==> flow/design.v <==
module JAM (
input CLK,
input RST,
output reg [2:0] W,
output reg [2:0] J,
input [6:0] Cost,
output reg [3:0] MatchCount,
output reg [9:0] MinCost,
output reg Valid );
reg [5:0]state;
reg [2:0]num[0:7];
reg [4:0]ix;
reg [9:0]tempCost;
reg [4:0]changePoint;
reg [4:0]n;
reg [4:0]max_min_pos;
reg [4:0]max_min_value;
always @(posedge CLK or posedge RST) 
begin
    if(RST)
    begin
		  W <= 0;
		  J <= 0;
		  Valid <= 0;
		  num[0] <= 0;
		  num[1] <= 1;
		  num[2] <= 2;
		  num[3] <= 3;
		  num[4] <= 4;
		  num[5] <= 5;
		  num[6] <= 6;
		  num[7] <= 7;
		  state <= 0;
		  ix <= 1;
		  tempCost <= 0;
		  MatchCount <= 0;
		  MinCost <= 1023;
		  changePoint <= 0;
		  n <= 10;
		  max_min_pos <= 0;
		  max_min_value <= 10;
    end
    else 
    begin
		case(state)
			5'd0:
			begin
				if(ix > 8)
				begin
					if(tempCost < MinCost)
					begin
						MatchCount <= 1;
						MinCost <= tempCost;
					end
					else if(tempCost == MinCost)
					begin
						MatchCount <= MatchCount + 1;
					end
					ix <= 1;
					tempCost <= 0;
					state <= 1;
				end
				else if(ix == 8)
				begin
					tempCost <= tempCost + Cost;
					ix <= ix + 1;
				end
				else
				begin
					tempCost <= tempCost + Cost;
					W <= ix;
					J <= num[ix];
					ix <= ix + 1;
				end
			end
			5'd1:
			begin
				if(num[7] > num[6])
				begin
					num[6] <= num[7];
					num[7] <= num[6];
					state <= 0;
					W <= 0;
					J <= num[0];
				end
				else if(num[6] > num[5])
				begin
					 if(num[7] > num[5] && num[7] < num[6])
					 begin
						num[7] <= num[6];
						num[5] <= num[7];
						num[6] <= num[5];
						state <= 0;
						W <= 0;
						J <= num[0];
					 end
					 else
					 begin
						num[5] <= num[6];
						num[6] <= num[7];
						num[7] <= num[5];
						state <= 0;
						W <= 0;
						J <= num[0];
					 end
				end
				else if(num[5] > num[4])
				begin
						if(num[6] < num[4] && ((num[7] < num[4]) || num[5] < num[7]) )
						begin
							num[4] <= num[5];
							num[5] <= num[7];
							num[7] <= num[4];
						end
						else if(num[6] > num[4] && num[5] > num[6] && num[7] < num[4])
						begin
							num[4] <= num[6];
							num[5] <= num[7];
							num[6] <= num[4];
							num[7] <= num[5];
						end
						else if(num[7] > num[4] && num[7] < num[6] && num[7] < num[5])
						begin
							num[4] <= num[7];
							num[5] <= num[4];
							num[7] <= num[5];
						end
						state <= 0;
						W <= 0;
						J <= num[0];
				end
				else if(num[4] > num[3])
				begin
					changePoint <= 3;
					state <= 2;
					n <= 4;
				end
				else if(num[3] > num[2])
				begin
					changePoint <= 2;
					state <= 2;
					n <= 3;
				end
				else if(num[2] > num[1])
				begin
					changePoint <= 1;
					state <= 2;
					n <= 2;
				end
				else if(num[1] > num[0])
				begin
					changePoint <= 0;
					state <= 2;
					n <= 1;
				end
				else
					state <= 4;
			end
			5'd2:
			begin
				if(n >= 8)
				begin
					num[changePoint] <= num[max_min_pos];
					num[max_min_pos] <= num[changePoint];
					state <= 3;
					max_min_value <= 10;
				end
				else
				begin
					if(num[n] > num[changePoint] && num[n] < max_min_value)
					begin
						max_min_pos <= n;
						max_min_value <= num[n];
					end
					n <= n + 1;
				end
			end
			5'd3:
			begin
				if(changePoint == 4)
				begin
					num[5] <= num[7];
					num[7] <= num[5];
				end
				else if(changePoint == 3)
				begin
					num[4] <= num[7];
					num[5] <= num[6];
					num[6] <= num[5];
					num[7] <= num[4];
				end
				else if(changePoint == 2)
				begin
					num[3] <= num[7];
					num[4] <= num[6];
					num[6] <= num[4];
					num[7] <= num[3];
				end
				else if(changePoint == 1)
				begin
					num[2] <= num[7];
					num[3] <= num[6];
					num[4] <= num[5];
					num[5] <= num[4];
					num[6] <= num[3];
					num[7] <= num[2];
				end
				else if(changePoint == 0)
				begin
					num[1] <= num[7];
					num[2] <= num[6];
					num[3] <= num[5];
					num[5] <= num[3];
					num[6] <= num[2];
					num[7] <= num[1];
				end
					state <= 0;
					W <= 0;
					J <= num[0];
			end
			5'd4:
			begin
				Valid <= 1;
			end
		endcase
    end
end
endmodule
Step by step through the tools: JAM
The steps from the RTL of JAM to its reports follow in flow order.
Lines are those of the file above, counted from 1.
Not given: -
Design
  top module: JAM
  clock port: CLK
  cell library: sky130hd
  timing corner: tt_025C_1v80

After elaboration
Counts by Yosys on the flattened word-level netlist (proc, flatten, opt, wreduce). Print and check cells are left out. Cells with the same type and inputs are merged into one.
Bit counts
  bits in writable memories: 0
  latch bits: 0
  elaborated cells: 301
  output and inout bits: 21
  bits in registers: 84
  memory cells: 0
  input port bits: 9
  ROM bits: 0
  word width x clocked read ports: 0
Cells by class
  reductions and logical operators: 39
  shifts and indexed selects: 0
  mux-type cells: 139
  equality and inequality tests: 74
  multiply operators: 0
  bitwise gates (word level): 4
  divide/modulo/power cells: 0
  $lt $le $gt $ge: 21
  add/subtract/negate cells: 4
Operators with widths (number)
  two-way mux 3 bit: 104
  case mux 3 bit (select 8 bit): 4
  two-way mux 5 bit: 15
  case mux 3 bit (select 3 bit): 6
  == test 3 bit (second input constant): 16
  > comparator 3 bit: 12
  != test 2 bit (second input constant): 14
  != test 4 bit (second input constant): 7
  != test 3 bit (second input constant): 9
  == test 3 x 2 -> 1 bit (second input constant): 8
  AND reduction 8 bit: 3
  case mux 6 bit (select 4 bit): 1
  != test 5 bit (second input constant): 4
  AND reduction 6 bit: 3
  case mux 3 bit (select 2 bit): 3
  less-than comparator 3 bit: 5
  AND reduction 3 bit: 5
  == test 3 x 1 -> 1 bit (second input constant): 4
  logical NOT 3 bit: 4
  == test 6 x 2 -> 1 bit (second input constant): 2
  != test 6 bit (second input constant): 2
  two-way mux 6 bit: 2
  less-than comparator 10 bit: 1
  == test 10 bit: 1
  adder 10 x 7 -> 10 bit: 1
  nonzero test 2 bit: 5
  adder 5 x 1 -> 5 bit (second input constant): 2
  == test 5 x 2 -> 1 bit (second input constant): 2
Not listed: further kinds 24, cells in them 36.

Longest topological paths
Longest topological path by Yosys (ltp), each cell counted once; first at word level (registers and memories cut), then after technology mapping (sequential cells cut; the memories' decode and read muxes count).
Logic depth
  depth in word-level cells: 10
  ABC_AREA: 0
  mapped depth: 16
  gate-level depth less buffers: 15

After synthesis
Source: synth_stat.txt of the flow (Yosys; design flattened, memories mapped). It holds for the ABC_AREA given above (unset counts as 0); a run with the other value may have another netlist.
Cell types
  sky130_fd_sc_hd__dfrtp_1: number 51, total area 1.28E+03 sq um
  sky130_fd_sc_hd__ha_1: number 68, total area 850.816 sq um
  sky130_fd_sc_hd__dfstp_2: number 28, total area 735.706 sq um
  sky130_fd_sc_hd__o21ai_0: number 85, total area 425.408 sq um
  sky130_fd_sc_hd__mux2i_1: number 39, total area 390.374 sq um
  sky130_fd_sc_hd__nand2_1: number 93, total area 349.085 sq um
  sky130_fd_sc_hd__a21oi_1: number 51, total area 255.245 sq um
  sky130_fd_sc_hd__inv_1: number 60, total area 225.216 sq um
  sky130_fd_sc_hd__nor2_1: number 53, total area 198.941 sq um
  sky130_fd_sc_hd__mux2_2: number 16, total area 180.173 sq um
  sky130_fd_sc_hd__clkbuf_1: number 34, total area 127.622 sq um
  sky130_fd_sc_hd__a31oi_1: number 17, total area 106.352 sq um
  sky130_fd_sc_hd__nand3_1: number 20, total area 100.096 sq um
  sky130_fd_sc_hd__a21o_1: number 12, total area 90.086 sq um
  sky130_fd_sc_hd__a222oi_1: number 9, total area 90.086 sq um
  sky130_fd_sc_hd__nor2b_1: number 13, total area 81.328 sq um
  sky130_fd_sc_hd__a221oi_1: number 7, total area 61.309 sq um
  sky130_fd_sc_hd__nor3_1: number 12, total area 60.058 sq um
Other cell types: 59; their cells: 171.
Mapped netlist
  sequential part of the area: 2011.9 sq um
  flip-flops: 79
  buffers: 49
  mapped cells: 839
  synthesis area: 6941.7 sq um

Timing after synthesis
Source: OpenSTA report_checks on the synthesized netlist (no wires, ideal clock, input and output delay 20% of the period each), path of least setup slack; recovery checks are left aside. Register names are those of the netlist, which keeps one name where synthesis merged equal registers.
Timing after synthesis
  path type: reg2reg
  start: register n[1]
  end: register max_min_pos[0]
  data required time: 7.872 ns
  setup time: 0.128 ns
  time at the first pin: 0.000 ns
  data arrival time: 3.147 ns
  clock period: 8.0 ns
  path slack: 4.726 ns
  buffers on the path: 1
  stages on the path: 15
  path delay: 3.275 ns
  period reached after synthesis: 3.274 ns
"path delay" is the arrival time less input delay plus setup time.
"stages on the path": output pins that drive a net of the path, with the launching flip-flop's if there is one; two outputs of one cell count as two.
"period reached after synthesis" is the clock period less the worst setup slack; recovery checks do not enter. This is arithmetic on one report: input and output delays are still those of the set period (20% each).
Between the ends stands the longest chain of elaborated cells between them, by number of cells; it is not shown to be the way that was timed. Of several equally long chains one is given.
Each line given opens the expression or statement behind the cell; cells for indexed reads and writes are added by Yosys, which also makes memories of some case tables.
At most two assigning lines are given for a register; there are more.
On the way, after synthesis
  path through: sky130_fd_sc_hd__dfstp_2 -> sky130_fd_sc_hd__inv_1 -> sky130_fd_sc_hd__ha_1 -> sky130_fd_sc_hd__or2_0 -> sky130_fd_sc_hd__buf_2 -> sky130_fd_sc_hd__a31oi_1 -> sky130_fd_sc_hd__nor2_1 -> sky130_fd_sc_hd__a31oi_1 -> sky130_fd_sc_hd__ha_1 -> sky130_fd_sc_hd__and2_1 -> sky130_fd_sc_hd__a211oi_2 -> sky130_fd_sc_hd__o21ai_1 -> sky130_fd_sc_hd__o31a_2 -> sky130_fd_sc_hd__a2111oi_4 -> sky130_fd_sc_hd__mux2_1
  cells in the longest elaborated chain: 7
  elaborated cells on any way between the ends: 19
  classes of those cells: 3 x compare; 7 x eq/ne; 5 x mux; 1 x logic; 3 x reduce/logical
RTL lines, path after synthesis
  from (decl): line 15  | reg [4:0]n;
  from (assign): line 39  | n <= 10;
  from (assign): line 175  | n <= n + 1;
  == test 3 bit: line 170  | if(num[n] > num[changePoint] && num[n] < max_min_value)
  case mux 3 bit (select 8 bit): line 170
  two-way mux 3 bit: line 161  | if(n >= 8)
  two-way mux 3 bit: line 45  | case(state)
  > comparator 3 bit: line 170
  logical AND 1 bit: line 170
  AND reduction 3 bit
  to (assign): line 40  | max_min_pos <= 0;
  to (assign): line 172  | max_min_pos <= n;

Path in the finished layout
Path of least setup slack in the final report of flow run B (OpenROAD, finished layout, wires in). Where an end is a register, its clock arrival counts in the times.
Timing after layout
  path type: reg2reg
  start: register num[6][2]
  end: register num[7][2]
  data arrival time: 4.59 ns
  path slack: 3.69 ns
  stages on the path: 10
  time at the first pin: 0.35 ns
  data required time: 8.28 ns
  setup time: 0.07 ns
  clock period: 8.0 ns
  buffers on the path: 1
Between the ends stands the longest chain of elaborated cells between them, by number of cells; it is not shown to be the way that was timed. Of several equally long chains one is given.
At most two assigning lines are given for a register; there are more.
On the way, after layout
  path through: sky130_fd_sc_hd__dfstp_2 -> sky130_fd_sc_hd__clkbuf_1 -> sky130_fd_sc_hd__inv_1 -> sky130_fd_sc_hd__ha_1 -> sky130_fd_sc_hd__a21oi_1 -> sky130_fd_sc_hd__a21boi_1 -> sky130_fd_sc_hd__nor2_1 -> sky130_fd_sc_hd__and3_1 -> sky130_fd_sc_hd__a311oi_1 -> sky130_fd_sc_hd__mux2_2
  cells in the longest elaborated chain: 10
  elaborated cells on any way between the ends: 28
  classes of those cells: 6 x compare; 2 x eq/ne; 13 x mux; 7 x reduce/logical
RTL lines, path after layout
  from (decl): line 11  | reg [2:0]num[0:7];
  from (assign): line 80  | num[6] <= num[7];
  from (assign): line 92  | num[6] <= num[5];
  less-than comparator 3 bit: line 122  | else if(num[7] > num[4] && num[7] < num[6] && num[7] < num[5])
  logical AND 1 bit x2: line 122
  two-way mux 3 bit: line 122
  two-way mux 3 bit: line 115  | else if(num[6] > num[4] && num[5] > num[6] && num[7] < num[4])
  two-way mux 3 bit: line 109  | if(num[6] < num[4] && ((num[7] < num[4]) || num[5] < num[7]) )
  two-way mux 3 bit: line 107  | else if(num[5] > num[4])
  two-way mux 3 bit: line 86  | else if(num[6] > num[5])
  two-way mux 3 bit: line 78  | if(num[7] > num[6])
  case mux 3 bit (select 3 bit): line 45  | case(state)
  to (assign): line 81  | num[7] <= num[6];
  to (assign): line 90  | num[7] <= num[6];
  to (decl): line 11

3 stored runs of JAM in the flow (synthesis by Yosys, layout by OpenROAD, sky130hd cells), in arbitrary order. Constraints: input delay and output delay 20% of the set period each, output load 0.01 pF.
By "achieved clock period (ns)" is meant the clock period of the run minus its worst setup slack. This is arithmetic on one report: input and output delays are still those of the set period (20% each).
By "finish__power__total" is meant OpenSTA's value without simulated activity: inputs other than the clock are taken to toggle once in ten clock periods, and the tool carries that through the logic.

Flow files of flow run A
==> flow/run.sh <==
#!/bin/bash
# the make line also repeats the synthesis and layout settings of config.mk as NAME=value (left out here)
make -C /OpenROAD-flow-scripts/flow DESIGN_CONFIG=/design/flow/config.mk WORK_HOME=/design/flow/orfs CLKGATE_MAP_FILE= finish
==> flow/config.mk <==
export PLATFORM = sky130hd
export DESIGN_NAME = JAM
export DESIGN_NICKNAME = JAM
export VERILOG_FILES = /design/flow/design.v
export SDC_FILE = /design/flow/constraint.sdc
export NUM_CORES = 4
export LEC_CHECK = 0
export ABC_AREA = 1
export CAP_MARGIN = 40
export CELL_PAD_IN_SITES_GLOBAL_PLACEMENT = 3
export CORE_ASPECT_RATIO = 0.77
export CORE_MARGIN = 2
export CORE_UTILIZATION = 59
export GPL_ROUTABILITY_DRIVEN = 1
export MIN_ROUTING_LAYER = met2
export SETUP_SLACK_MARGIN = 0.22
export SLEW_MARGIN = 5
==> flow/constraint.sdc <==
create_clock -name core_clock -period 2.69 [get_ports {CLK}]
set_input_delay 0.5380 -clock core_clock [delete_from_list [all_inputs] [get_ports {CLK}]]
set_output_delay 0.5380 -clock core_clock [all_outputs]
set_load 0.01 [all_outputs]

report of flow run A: did not finish, place, GPL-0301

Flow files of flow run B
==> flow/run.sh <==
#!/bin/bash
# the make line also repeats the synthesis and layout settings of config.mk as NAME=value (left out here)
make -C /OpenROAD-flow-scripts/flow DESIGN_CONFIG=/design/flow/config.mk WORK_HOME=/design/flow/orfs CLKGATE_MAP_FILE= finish
==> flow/config.mk <==
export PLATFORM = sky130hd
export DESIGN_NAME = JAM
export DESIGN_NICKNAME = JAM
export VERILOG_FILES = /design/flow/design.v
export SDC_FILE = /design/flow/constraint.sdc
export NUM_CORES = 4
export LEC_CHECK = 0
export CAP_MARGIN = 20
export CELL_PAD_IN_SITES_DETAIL_PLACEMENT = 1
export CORE_MARGIN = 2
export CORE_UTILIZATION = 40
export GPL_TIMING_DRIVEN = 0
export SETUP_SLACK_MARGIN = -0.79
export SLEW_MARGIN = 20
==> flow/constraint.sdc <==
create_clock -name core_clock -period 8.0 [get_ports {CLK}]
set_input_delay 1.6000 -clock core_clock [delete_from_list [all_inputs] [get_ports {CLK}]]
set_output_delay 1.6000 -clock core_clock [all_outputs]
set_load 0.01 [all_outputs]

report of flow run B
yosys chip area after synthesis (um^2): 6941.7
finish__design__die__area: 18424.0
finish__design__instance__utilization: 0.4614
finish__timing__setup__ws: 3.687
finish__timing__setup__tns: 0.000
finish__power__total: 9.267e-04
achieved clock period (ns): 4.313

Flow files of flow run C
==> flow/run.sh <==
#!/bin/bash
# the make line also repeats the synthesis and layout settings of config.mk as NAME=value (left out here)
make -C /OpenROAD-flow-scripts/flow DESIGN_CONFIG=/design/flow/config.mk WORK_HOME=/design/flow/orfs CLKGATE_MAP_FILE= finish
==> flow/config.mk <==
export PLATFORM = sky130hd
export DESIGN_NAME = JAM
export DESIGN_NICKNAME = JAM
export VERILOG_FILES = /design/flow/design.v
export SDC_FILE = /design/flow/constraint.sdc
export NUM_CORES = 4
export LEC_CHECK = 0
export ABC_AREA = 1
export CAP_MARGIN = 25
export CELL_PAD_IN_SITES_DETAIL_PLACEMENT = 0
export CELL_PAD_IN_SITES_GLOBAL_PLACEMENT = 0
export CORE_ASPECT_RATIO = 0.51
export CORE_MARGIN = 2
export CORE_UTILIZATION = 40
export CTS_CLUSTER_SIZE = 49
export GPL_ROUTABILITY_DRIVEN = 0
export GPL_TIMING_DRIVEN = 0
export HOLD_SLACK_MARGIN = 0.13
export MIN_ROUTING_LAYER = met2
export PLACE_DENSITY = 0.55
export SLEW_MARGIN = 25
==> flow/constraint.sdc <==
create_clock -name core_clock -period 8.0 [get_ports {CLK}]
set_input_delay 1.6000 -clock core_clock [delete_from_list [all_inputs] [get_ports {CLK}]]
set_output_delay 1.6000 -clock core_clock [all_outputs]
set_load 0.01 [all_outputs]

report of flow run C: did not finish, route, GRT-0116
